==> flow/design.v <==
module Decoder (
input  wire [1:0] IN ,
output reg  [3:0] OUT
);
always @(*)
  begin
  OUT = 4'b0000 ;
    case (IN)
     2'b00 : OUT = 4'b0001 ;
     2'b01 : OUT = 4'b0010 ;          
     2'b10 : OUT = 4'b0100 ;     
     2'b11 : OUT = 4'b1000 ;     
   endcase
 end 
 endmodule
module ARITHMETIC_UNIT 
#( parameter IN_DATA_WIDTH = 16,
             OUT_DATA_WIDTH = 16
)
(
input  wire [IN_DATA_WIDTH-1:0]   A   ,
input  wire [IN_DATA_WIDTH-1:0]   B   ,
input  wire [1:0]                 ALU_FUNC ,
input  wire                       CLK ,
input  wire                       Arith_enable ,
output reg                        Carry_OUT,
output reg [OUT_DATA_WIDTH-1:0]   Arith_OUT,
output reg                        Arith_Flag
);
reg [OUT_DATA_WIDTH-1:0]  Arith_OUT_comb  ;
reg                       Arith_Flag_comb ;
wire                      Carry_OUT_comb  ;
always @ (posedge CLK)
 begin 
   Arith_OUT <= Arith_OUT_comb ;
   Carry_OUT <= Carry_OUT_comb ;
   Arith_Flag <= Arith_Flag_comb ;
	end
always @ (*)
 begin 
    Arith_OUT_comb = 1'b0 ;
    Arith_Flag_comb = 1'b0 ;
	if(Arith_enable)
      case (ALU_FUNC)
      2'b00 : begin
              Arith_OUT_comb = A + B ;
              Arith_Flag_comb = 1'b1 ;              
		      end
      2'b01 : begin
              Arith_OUT_comb = A - B ;
              Arith_Flag_comb = 1'b1 ;           
		      end
      2'b10 : begin
              Arith_OUT_comb = A * B ;
              Arith_Flag_comb = 1'b1 ;           
		      end
      2'b11 : begin
              Arith_OUT_comb = (B == 0) ? {IN_DATA_WIDTH{1'b1}} : A / B ;   
              Arith_Flag_comb = 1'b1 ;           
		      end
      endcase
	else
	 begin
      Arith_OUT_comb = 'b0 ;
      Arith_Flag_comb = 1'b0 ;
     end
 end
assign Carry_OUT_comb = Arith_OUT_comb [IN_DATA_WIDTH] ;
 endmodule
module LOGIC_UNIT 
#( parameter IN_DATA_WIDTH = 16 ,
             OUT_DATA_WIDTH = 16
)
(
input  wire [IN_DATA_WIDTH-1:0]  A   ,
input  wire [IN_DATA_WIDTH-1:0]  B   ,
input  wire [1:0]                ALU_FUNC ,
input  wire                      CLK ,
input  wire                      Logic_enable ,
output reg [OUT_DATA_WIDTH-1:0]  Logic_OUT,
output reg                       Logic_Flag
);
reg [OUT_DATA_WIDTH-1:0]  Logic_OUT_comb  ;
reg                       Logic_Flag_comb ;
always @ (posedge CLK)
 begin 
   Logic_OUT  <= Logic_OUT_comb ;
   Logic_Flag <= Logic_Flag_comb ;
	end
always @ (*)
 begin 
    Logic_OUT_comb = 1'b0 ;
    Logic_Flag_comb = 1'b0 ;
	if(Logic_enable)
      case (ALU_FUNC)
      2'b00 : begin
              Logic_OUT_comb = A & B ;
              Logic_Flag_comb = 1'b1 ;              
		      end
      2'b01 : begin
              Logic_OUT_comb = A | B ;
              Logic_Flag_comb = 1'b1 ;           
		      end
      2'b10 : begin
              Logic_OUT_comb = ~(A & B) ;
              Logic_Flag_comb = 1'b1 ;           
		      end
      2'b11 : begin
              Logic_OUT_comb = ~(A | B) ;
              Logic_Flag_comb = 1'b1 ;           
		      end
      endcase
	else
	 begin
      Logic_OUT_comb = 1'b0 ;
      Logic_Flag_comb = 1'b0 ;
     end
 end
 endmodule
module SHIFT_UNIT 
#( parameter IN_DATA_WIDTH = 16 ,
             OUT_DATA_WIDTH = 16
)
(
input  wire [IN_DATA_WIDTH-1:0]  A   ,
input  wire [IN_DATA_WIDTH-1:0]  B   ,
input  wire [1:0]                ALU_FUNC ,
input  wire                      CLK ,
input  wire                      Shift_enable ,
output reg  [OUT_DATA_WIDTH-1:0] Shift_OUT,
output reg                       Shift_Flag
);
reg [OUT_DATA_WIDTH-1:0]  Shift_OUT_comb  ;
reg                       Shift_Flag_comb ;
always @ (posedge CLK)
 begin 
   Shift_OUT  <= Shift_OUT_comb ;
   Shift_Flag <= Shift_Flag_comb ;
	end
always @ (*)
 begin 
    Shift_OUT_comb = 1'b0 ;
    Shift_Flag_comb = 1'b0 ;
	if(Shift_enable)
      case (ALU_FUNC)
      2'b00 : begin
              Shift_OUT_comb = A >> 1  ;
              Shift_Flag_comb = 1'b1 ;              
		      end
      2'b01 : begin
              Shift_OUT_comb = A << 1 ;
              Shift_Flag_comb = 1'b1 ;           
		      end
      2'b10 : begin
              Shift_OUT_comb = B >> 1 ;
              Shift_Flag_comb = 1'b1 ;           
		      end
      2'b11 : begin
              Shift_OUT_comb = B << 1 ;
              Shift_Flag_comb = 1'b1 ;           
		      end
      endcase
	else
	 begin
      Shift_OUT_comb = 1'b0 ;
      Shift_Flag_comb = 1'b0 ;
     end
 end
 endmodule
module CMP_UNIT 
#( parameter IN_DATA_WIDTH  = 16,
             OUT_DATA_WIDTH = 16
)
(
input  wire [IN_DATA_WIDTH-1:0]   A   ,
input  wire [IN_DATA_WIDTH-1:0]   B   ,
input  wire [1:0]                 ALU_FUNC ,
input  wire                       CLK ,
input  wire                       CMP_enable ,
output reg  [OUT_DATA_WIDTH-1:0]  CMP_OUT ,
output reg                        CMP_Flag
);
reg [OUT_DATA_WIDTH-1:0]  CMP_OUT_comb  ;
reg                       CMP_Flag_comb ;
always @ (posedge CLK)
 begin 
   CMP_OUT  <= CMP_OUT_comb ;
   CMP_Flag <= CMP_Flag_comb ;
	end
always @ (*)
 begin 
    CMP_OUT_comb = 1'b0 ;
    CMP_Flag_comb = 1'b0 ;
	if(CMP_enable)
      case (ALU_FUNC)
      2'b00 : begin
              CMP_OUT_comb = 'b0  ;
              CMP_Flag_comb = 1'b1 ;              
		      end
      2'b01 : begin
              CMP_Flag_comb = 1'b1 ;  
              if (A==B)
                CMP_OUT_comb = 'b1;
              else
                CMP_OUT_comb = 'b0;			  
		      end
      2'b10 : begin
              CMP_Flag_comb = 1'b1 ;  
              if (A>B)
                CMP_OUT_comb = 'b10;
              else
                CMP_OUT_comb = 'b0;			  
		      end
      2'b11 : begin
              CMP_Flag_comb = 1'b1 ; 
              if (A<B)
                CMP_OUT_comb = 'b11;
              else
                CMP_OUT_comb = 'b0;			  
		      end
      endcase
	else
	 begin
      CMP_OUT_comb = 'b0 ;
      CMP_Flag_comb = 1'b0 ;
     end
 end
 endmodule
module ALU_TOP 
#( parameter OP_DATA_WIDTH = 16 ,
             Arith_OUT_WIDTH = OP_DATA_WIDTH + OP_DATA_WIDTH ,            
             Logic_OUT_WIDTH = OP_DATA_WIDTH ,
             Shift_OUT_WIDTH = OP_DATA_WIDTH ,
             CMP_OUT_WIDTH = 3 
)
(
input  wire [OP_DATA_WIDTH-1:0]    A   ,
input  wire [OP_DATA_WIDTH-1:0]    B   ,
input  wire [3:0]                  ALU_FUNC ,
input  wire                        CLK ,
output wire [Arith_OUT_WIDTH-1:0]  Arith_OUT,
output wire                        Carry_OUT,
output wire                        Arith_Flag,
output wire [Logic_OUT_WIDTH-1:0]  Logic_OUT,
output wire                        Logic_Flag,
output wire [Shift_OUT_WIDTH-1:0]  Shift_OUT,
output wire                        Shift_Flag,
output wire [CMP_OUT_WIDTH-1:0]    CMP_OUT,
output wire                        CMP_Flag
);
wire                  CMP_enable ;
wire                  Shift_enable ;
wire                  Logic_enable ;
wire                  Arith_enable ;
Decoder U0 (
.IN(ALU_FUNC[3:2]),
.OUT({Shift_enable,CMP_enable,Logic_enable,Arith_enable})
);
ARITHMETIC_UNIT # ( .IN_DATA_WIDTH(OP_DATA_WIDTH), .OUT_DATA_WIDTH(Arith_OUT_WIDTH)) U0_ARITHMETIC_UNIT (
.A(A),
.B(B),
.ALU_FUNC(ALU_FUNC[1:0]),
.CLK(CLK),
.Arith_enable(Arith_enable),
.Arith_OUT(Arith_OUT),
.Carry_OUT(Carry_OUT),
.Arith_Flag(Arith_Flag)
);
LOGIC_UNIT # ( .IN_DATA_WIDTH(OP_DATA_WIDTH), .OUT_DATA_WIDTH(Logic_OUT_WIDTH)) U0_LOGIC_UNIT (
.A(A),
.B(B),
.ALU_FUNC(ALU_FUNC[1:0]),
.CLK(CLK),
.Logic_enable(Logic_enable),
.Logic_OUT(Logic_OUT),
.Logic_Flag(Logic_Flag)
);
SHIFT_UNIT # ( .IN_DATA_WIDTH(OP_DATA_WIDTH), .OUT_DATA_WIDTH(Shift_OUT_WIDTH)) U0_SHIFT_UNIT (
.A(A),
.B(B),
.ALU_FUNC(ALU_FUNC[1:0]),
.CLK(CLK),
.Shift_enable(Shift_enable),
.Shift_OUT(Shift_OUT),
.Shift_Flag(Shift_Flag)
);
CMP_UNIT # ( .IN_DATA_WIDTH(OP_DATA_WIDTH), .OUT_DATA_WIDTH(CMP_OUT_WIDTH)) U0_CMP_UNIT (
.A(A),
.B(B),
.ALU_FUNC(ALU_FUNC[1:0]),
.CLK(CLK),
.CMP_enable(CMP_enable),
.CMP_OUT(CMP_OUT),
.CMP_Flag(CMP_Flag)
);
endmodule
* Reports on ALU_TOP *
Each step is given for the RTL above and for the edited RTL.
Lines under "unedited" count in the file above, lines under "edited" in the edited file.
"difference" is "edited" less "unedited", of the values as shown; "rel. change" is that difference over "unedited", in percent.
Operators carry their Yosys type and port widths (W data, S select, Z words).
The mark n/a stands for no value.

design
  top = ALU_TOP
  clock port = CLK
  standard-cell library = sky130hd
  timing corner = tt_025C_1v80

* The edit *
The edit as a unified diff against the file above.
This change comes from a script, not from a designer. The edited design behaves differently; no optimisation was intended.

begin of diff
@@ -33,8 +33,8 @@
 always @ (posedge CLK)
  begin 
-   Arith_OUT <= Arith_OUT_comb ;
    Carry_OUT <= Carry_OUT_comb ;
    Arith_Flag <= Arith_Flag_comb ;
 	end
+always @(*) Arith_OUT = Arith_OUT_comb;
 always @ (*)
  begin 
end of diff

* Word-level counts *
Counts by Yosys on the flattened word-level netlist (proc, flatten, opt, wreduce; memories kept). Register bits leave out memories and registers merged into their read ports (data or address). Print and check cells are left out.

storage and ports
  element                          unedited  edited  difference  rel. change (%)
  clocked read ports x word width  0         0       0           n/a
  memories kept                    0         0       0           n/a
  bits of input ports              37        37      0           0.00
  memory bits (read-only)          0         0       0           n/a
  cells after elaboration          42        40      -2          -4.76
  bits in registers                72        40      -32         -44.44
  memory bits (writable)           0         0       0           n/a
  latch bits                       0         0       0           n/a
  output and inout bits            72        72      0           0.00

cells by class
  element                unedited  edited  difference  rel. change (%)
  mux-type cells         11        11      0           0.00
  $mul                   1         1       0           0.00
  shift operators        0         0       0           n/a
  div/mod/pow operators  1         1       0           0.00
  reduce/logical cells   4         4       0           0.00
  add/sub/neg operators  2         2       0           0.00
  equal/unequal tests    7         7       0           0.00
  order comparisons      2         2       0           0.00
  bitwise operators      4         4       0           0.00

operator list
  kind                  unedited  edited  difference  rel. change (%)
  $mux W17              1         0       -1          -100.00
  $mux W32              1         2       +1          +100.00
  $eq A2 B2 Y1 const B  4         4       0           0.00
  $eq A2 B1 Y1 const B  2         2       0           0.00
  $logic_not A2 Y1      2         2       0           0.00
  $mux W1               2         2       0           0.00
  $mux W2               2         2       0           0.00
  $not A16 Y16          2         2       0           0.00
  $pmux W16 S4          2         2       0           0.00
  $add A16 B16 Y17      1         1       0           0.00
  $and A16 B16 Y16      1         1       0           0.00
  $div A16 B16 Y32      1         1       0           0.00
  $eq A16 B16 Y1        1         1       0           0.00
  $gt A16 B16 Y1        1         1       0           0.00
  $logic_not A16 Y1     1         1       0           0.00
  $lt A16 B16 Y1        1         1       0           0.00
  $mul A16 B16 Y32      1         1       0           0.00
  $or A16 B16 Y16       1         1       0           0.00
  $pmux W3 S4           1         1       0           0.00
  $pmux W32 S4          1         1       0           0.00
  $pmux W4 S4           1         1       0           0.00
  $reduce_or A4 Y1      1         1       0           0.00
  $sub A16 B16 Y17      1         1       0           0.00

* Logic depth *
Yosys ltp: most cells in a row. Word level: on the elaborated netlist, between registers, memories and ports. Mapped: between sequential cells and ports; inverters and the memories' decode and read muxes count.

logic depth
  element                       unedited  edited  difference  rel. change (%)
  word-level depth              4         4       0           0.00
  ABC_AREA                      0         0       n/a         n/a
  depth in mapped cells         471       483     +12         +2.55
  depth with buffers taken out  434       447     +13         +3.00

* Synthesis result *
The flow's flattened synthesis, as Yosys stat reports it; memories are mapped. The netlist is that of the ABC_AREA named above (0 if unset); the other value can give another one.

synthesis totals
  element                           unedited  edited   difference  rel. change (%)
  buffers                           161       159      -2          -1.24
  cells in the netlist              4529      4562     +33         +0.73
  area of sequential cells (sq um)  1401.3    780.7    -620.6      -44.29
  synthesis area (sq um)            33913.8   33564.7  -349.1      -1.03
  flip-flop cells                   70        39       -31         -44.29

cell types
  cell                       unedited  edited  difference  rel. change (%)
  sky130_fd_sc_hd__nand2_1   422       492     +70         +16.59
  sky130_fd_sc_hd__nor2_1    525       484     -41         -7.81
  sky130_fd_sc_hd__dfxtp_1   70        39      -31         -44.29
  sky130_fd_sc_hd__inv_1     343       313     -30         -8.75
  sky130_fd_sc_hd__clkbuf_1  97        120     +23         +23.71
  sky130_fd_sc_hd__nand3_1   64        85      +21         +32.81
  sky130_fd_sc_hd__or3_1     32        50      +18         +56.25
  sky130_fd_sc_hd__mux2_2    73        89      +16         +21.92
  sky130_fd_sc_hd__a21oi_1   277       292     +15         +5.42
  sky130_fd_sc_hd__and3_1    19        34      +15         +78.95
  sky130_fd_sc_hd__a21o_1    101       88      -13         -12.87
  sky130_fd_sc_hd__buf_1     34        21      -13         -38.24
  sky130_fd_sc_hd__and2_1    41        29      -12         -29.27
  sky130_fd_sc_hd__a211oi_1  43        34      -9          -20.93
  sky130_fd_sc_hd__o211ai_1  32        41      +9          +28.12
  sky130_fd_sc_hd__buf_2     22        13      -9          -40.91
  sky130_fd_sc_hd__nor3_1    235       243     +8          +3.40
  sky130_fd_sc_hd__a31oi_1   29        37      +8          +27.59

The list need not be complete.
By module: a second synthesis without flattening, with its own total; a netlist apart from the flattened one above.

unflattened totals
  element                               unedited  edited   difference  rel. change (%)
  cells (unflattened synthesis)         4623      4536     -87         -1.88
  area (unflattened synthesis) (sq um)  34850.9   33956.3  -894.6      -2.57

Rows give one instance, submodules left out.

modules, unedited
  module           seq. area (sq um)  times used  cells  area (sq um)
  ARITHMETIC_UNIT  660.6              1           4434   32896.6
  LOGIC_UNIT       340.3              1           56     721.9
  SHIFT_UNIT       340.3              1           55     646.9
  CMP_UNIT         60.1               1           74     559.3
  Decoder          0.0                1           4      26.3
  ALU_TOP          0.0                1           0      0.0

modules, edited
  module           seq. area (sq um)  times used  cells  area (sq um)
  ARITHMETIC_UNIT  40.0               1           4352   32043.2
  LOGIC_UNIT       340.3              1           56     721.9
  SHIFT_UNIT       340.3              1           55     646.9
  CMP_UNIT         60.1               1           69     518.0
  Decoder          0.0                1           4      26.3
  ALU_TOP          0.0                1           0      0.0

* Worst setup path after synthesis *
OpenSTA on the mapped netlist: ideal clock, no wires. The path of least setup slack (recovery checks aside). Input and output delay are each 20% of the period. Register names are those of the netlist, which keeps one name where synthesis merged equal registers.

timing path after synthesis
  element                        unedited                             edited            difference  rel. change (%)
  path type                      input-to-reg                         input-to-output   n/a         n/a
  start                          in B[1]                              in B[10]          n/a         n/a
  end                            reg U0_ARITHMETIC_UNIT.Arith_OUT[0]  out Arith_OUT[0]  n/a         n/a
  library setup time (ns)        0.132                                n/a               n/a         n/a
  time at the first pin (ns)     21.000                               21.000            0.000       0.00
  output delay (ns)              n/a                                  21.000            n/a         n/a
  arrival (ns)                   111.190                              112.518           +1.328      +1.19
  path slack (ns)                -6.321                               -28.518           -22.197     n/a
  data required time (ns)        104.868                              84.000            -20.868     -19.90
  stages on the path             439                                  462               +23         +5.24
  path buffers                   48                                   45                -3          -6.25
  external input delay (ns)      21.000                               21.000            0.000       0.00
  period (ns)                    105.0                                105.0             0.0         0.00
  path delay (ns)                90.322                               91.518            +1.196      +1.32
  synthesis period reached (ns)  111.321                              133.518           +22.197     +19.94

"path delay" is the arrival time less input delay plus setup time.
At an output port there is no setup time.
"stages on the path": output pins that drive a net of the path, with the launching flip-flop's if there is one; two outputs of one cell count as two.
"synthesis period reached" is the clock period less the worst setup slack; recovery checks do not enter. This is arithmetic on one report: input and output delays are still those of the set period (20% each).
Between the ends stands the longest chain of elaborated cells between them, by number of cells; it is not shown to be the way that was timed. Of several equally long chains one is given.
Each line given opens the expression or statement behind the cell; cells for indexed reads and writes are added by Yosys, which also makes memories of some case tables.

on the way, after synthesis, unedited
  path through = sky130_fd_sc_hd__clkbuf_1 sky130_fd_sc_hd__clkinv_1 sky130_fd_sc_hd__ha_1 sky130_fd_sc_hd__o211ai_1 sky130_fd_sc_hd__nand2_1 sky130_fd_sc_hd__a311oi_1 sky130_fd_sc_hd__a21boi_2 sky130_fd_sc_hd__ha_1 sky130_fd_sc_hd__a21boi_0 sky130_fd_sc_hd__o21ai_2 sky130_fd_sc_hd__mux2_2 sky130_fd_sc_hd__ha_1 sky130_fd_sc_hd__nor3_1 sky130_fd_sc_hd__a211oi_1 sky130_fd_sc_hd__o21ai_2 sky130_fd_sc_hd__a21o_1 sky130_fd_sc_hd__ha_1 sky130_fd_sc_hd__a21o_1 (+403 left out) sky130_fd_sc_hd__o21ai_0 sky130_fd_sc_hd__nand2b_1 sky130_fd_sc_hd__a21oi_1 sky130_fd_sc_hd__nor2b_1 sky130_fd_sc_hd__o21ai_0 sky130_fd_sc_hd__nand2b_1 sky130_fd_sc_hd__a21oi_1 sky130_fd_sc_hd__nor2b_1 sky130_fd_sc_hd__o21ai_0 sky130_fd_sc_hd__nand2b_1 sky130_fd_sc_hd__a21oi_1 sky130_fd_sc_hd__o21ai_0 sky130_fd_sc_hd__nand2_1 sky130_fd_sc_hd__o2111ai_1 sky130_fd_sc_hd__nor3_1 sky130_fd_sc_hd__nand4b_1 sky130_fd_sc_hd__nor3_1 sky130_fd_sc_hd__a221oi_2
  length of the longest elaborated chain = 3
  elaborated cells on any way between the ends = 4
  source lines of those cells = 2
  those cells by class = div (1); mux (2); reduce/logical (1)

RTL lines, path after synthesis, unedited
  element             RTL line  source
  start: declaration  238       input  wire [OP_DATA_WIDTH-1:0]    B   ,
  $div A16 B16 Y32    58        Arith_OUT_comb = (B == 0) ? {IN_DATA_WIDTH{1'b1}} : A / B ;
  $mux W32            58
  $pmux W32 S4        44        case (ALU_FUNC)
  end: assignment     35        Arith_OUT <= Arith_OUT_comb ;
  end: declaration    27        output reg [OUT_DATA_WIDTH-1:0]   Arith_OUT,

on the way, after synthesis, edited
  path through = sky130_fd_sc_hd__clkbuf_1 sky130_fd_sc_hd__or4_4 sky130_fd_sc_hd__or3_4 sky130_fd_sc_hd__buf_6 sky130_fd_sc_hd__nor2_2 sky130_fd_sc_hd__and3_1 sky130_fd_sc_hd__ha_1 sky130_fd_sc_hd__o21a_1 sky130_fd_sc_hd__o21ai_0 sky130_fd_sc_hd__nor4_1 sky130_fd_sc_hd__a41oi_1 sky130_fd_sc_hd__inv_1 sky130_fd_sc_hd__ha_1 sky130_fd_sc_hd__o211ai_1 sky130_fd_sc_hd__nand2_1 sky130_fd_sc_hd__nand3_1 sky130_fd_sc_hd__o31a_1 sky130_fd_sc_hd__inv_1 (+426 left out) sky130_fd_sc_hd__a21oi_1 sky130_fd_sc_hd__nor2b_1 sky130_fd_sc_hd__o21ai_0 sky130_fd_sc_hd__nand2b_1 sky130_fd_sc_hd__a21oi_1 sky130_fd_sc_hd__nor2b_1 sky130_fd_sc_hd__o21ai_0 sky130_fd_sc_hd__nand2b_1 sky130_fd_sc_hd__a21oi_1 sky130_fd_sc_hd__nor2b_1 sky130_fd_sc_hd__o21ai_0 sky130_fd_sc_hd__nand2b_1 sky130_fd_sc_hd__a2111oi_0 sky130_fd_sc_hd__nand3_1 sky130_fd_sc_hd__nor4_1 sky130_fd_sc_hd__o31ai_1 sky130_fd_sc_hd__nor4_1 sky130_fd_sc_hd__a31oi_1
  length of the longest elaborated chain = 4
  elaborated cells on any way between the ends = 5
  source lines of those cells = 3
  those cells by class = div (1); mux (3); reduce/logical (1)

RTL lines, path after synthesis, edited
  element             RTL line  source
  start: declaration  238       input  wire [OP_DATA_WIDTH-1:0]    B   ,
  $div A16 B16 Y32    58        Arith_OUT_comb = (B == 0) ? {IN_DATA_WIDTH{1'b1}} : A / B ;
  $mux W32            58
  $pmux W32 S4        44        case (ALU_FUNC)
  $mux W32            43        if(Arith_enable)
  end: declaration    241       output wire [Arith_OUT_WIDTH-1:0]  Arith_OUT,

* Timing after layout *
Path of least setup slack in the final report of the runs of pair A (OpenROAD, finished layout, wires in). Where an end is a register, its clock arrival counts in the times.

timing path after layout
  element                     unedited                             edited            difference  rel. change (%)
  path type                   input-to-reg                         input-to-output   n/a         n/a
  start                       in B[12]                             in B[7]           n/a         n/a
  end                         reg U0_ARITHMETIC_UNIT.Arith_OUT[0]  out Arith_OUT[0]  n/a         n/a
  path slack (ns)             4.16                                 -15.69            -19.85      n/a
  period (ns)                 105.0                                105.0             0.0         0.00
  external input delay (ns)   21.00                                21.00             0.00        0.00
  stages on the path          422                                  443               +21         +4.98
  time at the first pin (ns)  21.00                                21.00             0.00        0.00
  arrival (ns)                101.11                               99.69             -1.42       -1.40
  library setup time (ns)     0.13                                 n/a               n/a         n/a
  path buffers                26                                   36                +10         +38.46
  output delay (ns)           n/a                                  21.00             n/a         n/a
  data required time (ns)     105.28                               84.00             -21.28      -20.21

Between the ends stands the longest chain of elaborated cells between them, by number of cells; it is not shown to be the way that was timed. Of several equally long chains one is given.

on the way, after layout, unedited
  path through = sky130_fd_sc_hd__clkdlybuf4s50_1 sky130_fd_sc_hd__or4_4 sky130_fd_sc_hd__or4_4 sky130_fd_sc_hd__a311oi_2 sky130_fd_sc_hd__a21boi_2 sky130_fd_sc_hd__ha_1 sky130_fd_sc_hd__a21boi_4 sky130_fd_sc_hd__o21ai_2 sky130_fd_sc_hd__buf_6 sky130_fd_sc_hd__nor2_1 sky130_fd_sc_hd__ha_1 sky130_fd_sc_hd__o21ai_2 sky130_fd_sc_hd__a211oi_2 sky130_fd_sc_hd__buf_4 sky130_fd_sc_hd__xnor2_1 sky130_fd_sc_hd__nor2_1 sky130_fd_sc_hd__a21o_1 sky130_fd_sc_hd__ha_4 (+386 left out) sky130_fd_sc_hd__o21ai_0 sky130_fd_sc_hd__nand2b_1 sky130_fd_sc_hd__a21oi_1 sky130_fd_sc_hd__nor2b_1 sky130_fd_sc_hd__o21ai_0 sky130_fd_sc_hd__nand2b_1 sky130_fd_sc_hd__a21oi_1 sky130_fd_sc_hd__nor2b_1 sky130_fd_sc_hd__o21ai_0 sky130_fd_sc_hd__nand2b_1 sky130_fd_sc_hd__a21oi_1 sky130_fd_sc_hd__o21ai_0 sky130_fd_sc_hd__nand2_1 sky130_fd_sc_hd__o2111ai_1 sky130_fd_sc_hd__nor3_1 sky130_fd_sc_hd__nand4b_1 sky130_fd_sc_hd__nor3_2 sky130_fd_sc_hd__a221oi_2
  length of the longest elaborated chain = 3
  elaborated cells on any way between the ends = 4
  source lines of those cells = 2
  those cells by class = div (1); mux (2); reduce/logical (1)

RTL lines, path after layout, unedited
  element             RTL line  source
  start: declaration  238       input  wire [OP_DATA_WIDTH-1:0]    B   ,
  $div A16 B16 Y32    58        Arith_OUT_comb = (B == 0) ? {IN_DATA_WIDTH{1'b1}} : A / B ;
  $mux W32            58
  $pmux W32 S4        44        case (ALU_FUNC)
  end: assignment     35        Arith_OUT <= Arith_OUT_comb ;
  end: declaration    27        output reg [OUT_DATA_WIDTH-1:0]   Arith_OUT,

on the way, after layout, edited
  path through = sky130_fd_sc_hd__clkdlybuf4s50_1 sky130_fd_sc_hd__or3_4 sky130_fd_sc_hd__buf_6 sky130_fd_sc_hd__or3_4 sky130_fd_sc_hd__nor2_4 sky130_fd_sc_hd__and3_4 sky130_fd_sc_hd__ha_1 sky130_fd_sc_hd__o21a_1 sky130_fd_sc_hd__buf_4 sky130_fd_sc_hd__nor4_4 sky130_fd_sc_hd__a41oi_2 sky130_fd_sc_hd__inv_1 sky130_fd_sc_hd__ha_4 sky130_fd_sc_hd__a21oi_2 sky130_fd_sc_hd__nand2_2 sky130_fd_sc_hd__buf_4 sky130_fd_sc_hd__buf_4 sky130_fd_sc_hd__buf_4 (+407 left out) sky130_fd_sc_hd__nor2b_1 sky130_fd_sc_hd__o21ai_1 sky130_fd_sc_hd__nand2b_1 sky130_fd_sc_hd__a21oi_1 sky130_fd_sc_hd__nor2b_1 sky130_fd_sc_hd__o21ai_1 sky130_fd_sc_hd__nand2b_1 sky130_fd_sc_hd__a21oi_1 sky130_fd_sc_hd__nor2b_1 sky130_fd_sc_hd__o21ai_1 sky130_fd_sc_hd__nand2b_1 sky130_fd_sc_hd__a2111oi_4 sky130_fd_sc_hd__nand3_1 sky130_fd_sc_hd__nor4_2 sky130_fd_sc_hd__o31ai_1 sky130_fd_sc_hd__nor4_1 sky130_fd_sc_hd__a31oi_1 sky130_fd_sc_hd__buf_2
  length of the longest elaborated chain = 4
  elaborated cells on any way between the ends = 5
  source lines of those cells = 3
  those cells by class = div (1); mux (3); reduce/logical (1)

RTL lines, path after layout, edited
  element             RTL line  source
  start: declaration  238       input  wire [OP_DATA_WIDTH-1:0]    B   ,
  $div A16 B16 Y32    58        Arith_OUT_comb = (B == 0) ? {IN_DATA_WIDTH{1'b1}} : A / B ;
  $mux W32            58
  $pmux W32 S4        44        case (ALU_FUNC)
  $mux W32            43        if(Arith_enable)
  end: declaration    241       output wire [Arith_OUT_WIDTH-1:0]  Arith_OUT,

* Layout results *
Runs of the flow (Yosys, OpenROAD) on both versions; the two runs of a pair have the same settings. The constraints put input and output delay at 20% of the set period each and load the outputs with 0.01 pF.

flow settings, pair A
  CORE_UTILIZATION = 40
  period_ns = 105.0
  CAP_MARGIN = 20
  CORE_MARGIN = 2
  SLEW_MARGIN = 20

measured results, pair A
  element                                   unedited  edited   difference  rel. change (%)
  standard-cell area after routing (sq um)  39915.8   51984.9  +12069.1    +30.24
  reached clock period (ns)                 100.839   120.692  +19.853     +19.69
  summed negative setup slack (ns)          0.000     -42.568  -42.568     n/a
  post-layout utilization                   0.476     0.623    +0.147      n/a
  worst hold slack (ns)                     20.962    21.348   +0.386      n/a
  cell area after synthesis (sq um)         33913.8   33564.7  -349.1      -1.03
  area inside the die boundary (sq um)      87128.3   86245.0  -883.3      -1.01
  setup slack of the critical path (ns)     4.161     -15.692  -19.853     n/a

flow settings, pair B
  ABC_AREA = 0
  CORE_ASPECT_RATIO = 0.97
  CORE_MARGIN = 5
  CORE_UTILIZATION = 38
  CTS_CLUSTER_SIZE = 49
  GPL_ROUTABILITY_DRIVEN = 0
  MIN_ROUTING_LAYER = met1
  PLACE_DENSITY_LB_ADDON = 0.29
  SETUP_SLACK_MARGIN = 5.0
  period_ns = 69.7
  CAP_MARGIN = 20
  SLEW_MARGIN = 20

measured results, pair B
  element                                   unedited  edited    difference  rel. change (%)
  standard-cell area after routing (sq um)  52608.0   54299.6   +1691.6     +3.22
  reached clock period (ns)                 89.344    107.389   +18.045     +20.20
  summed negative setup slack (ns)          -66.648   -204.163  -137.515    n/a
  post-layout utilization                   0.591     0.619     +0.028      n/a
  worst hold slack (ns)                     14.012    14.279    +0.267      n/a
  cell area after synthesis (sq um)         33913.8   33564.7   -349.1      -1.03
  area inside the die boundary (sq um)      95321.3   94372.9   -948.4      -0.99
  setup slack of the critical path (ns)     -19.644   -37.689   -18.045     n/a

"reached clock period": clock period set for the run, less the worst setup slack. It is reckoned from that one timing run; input and output delays stay at 20% of the period that was set.
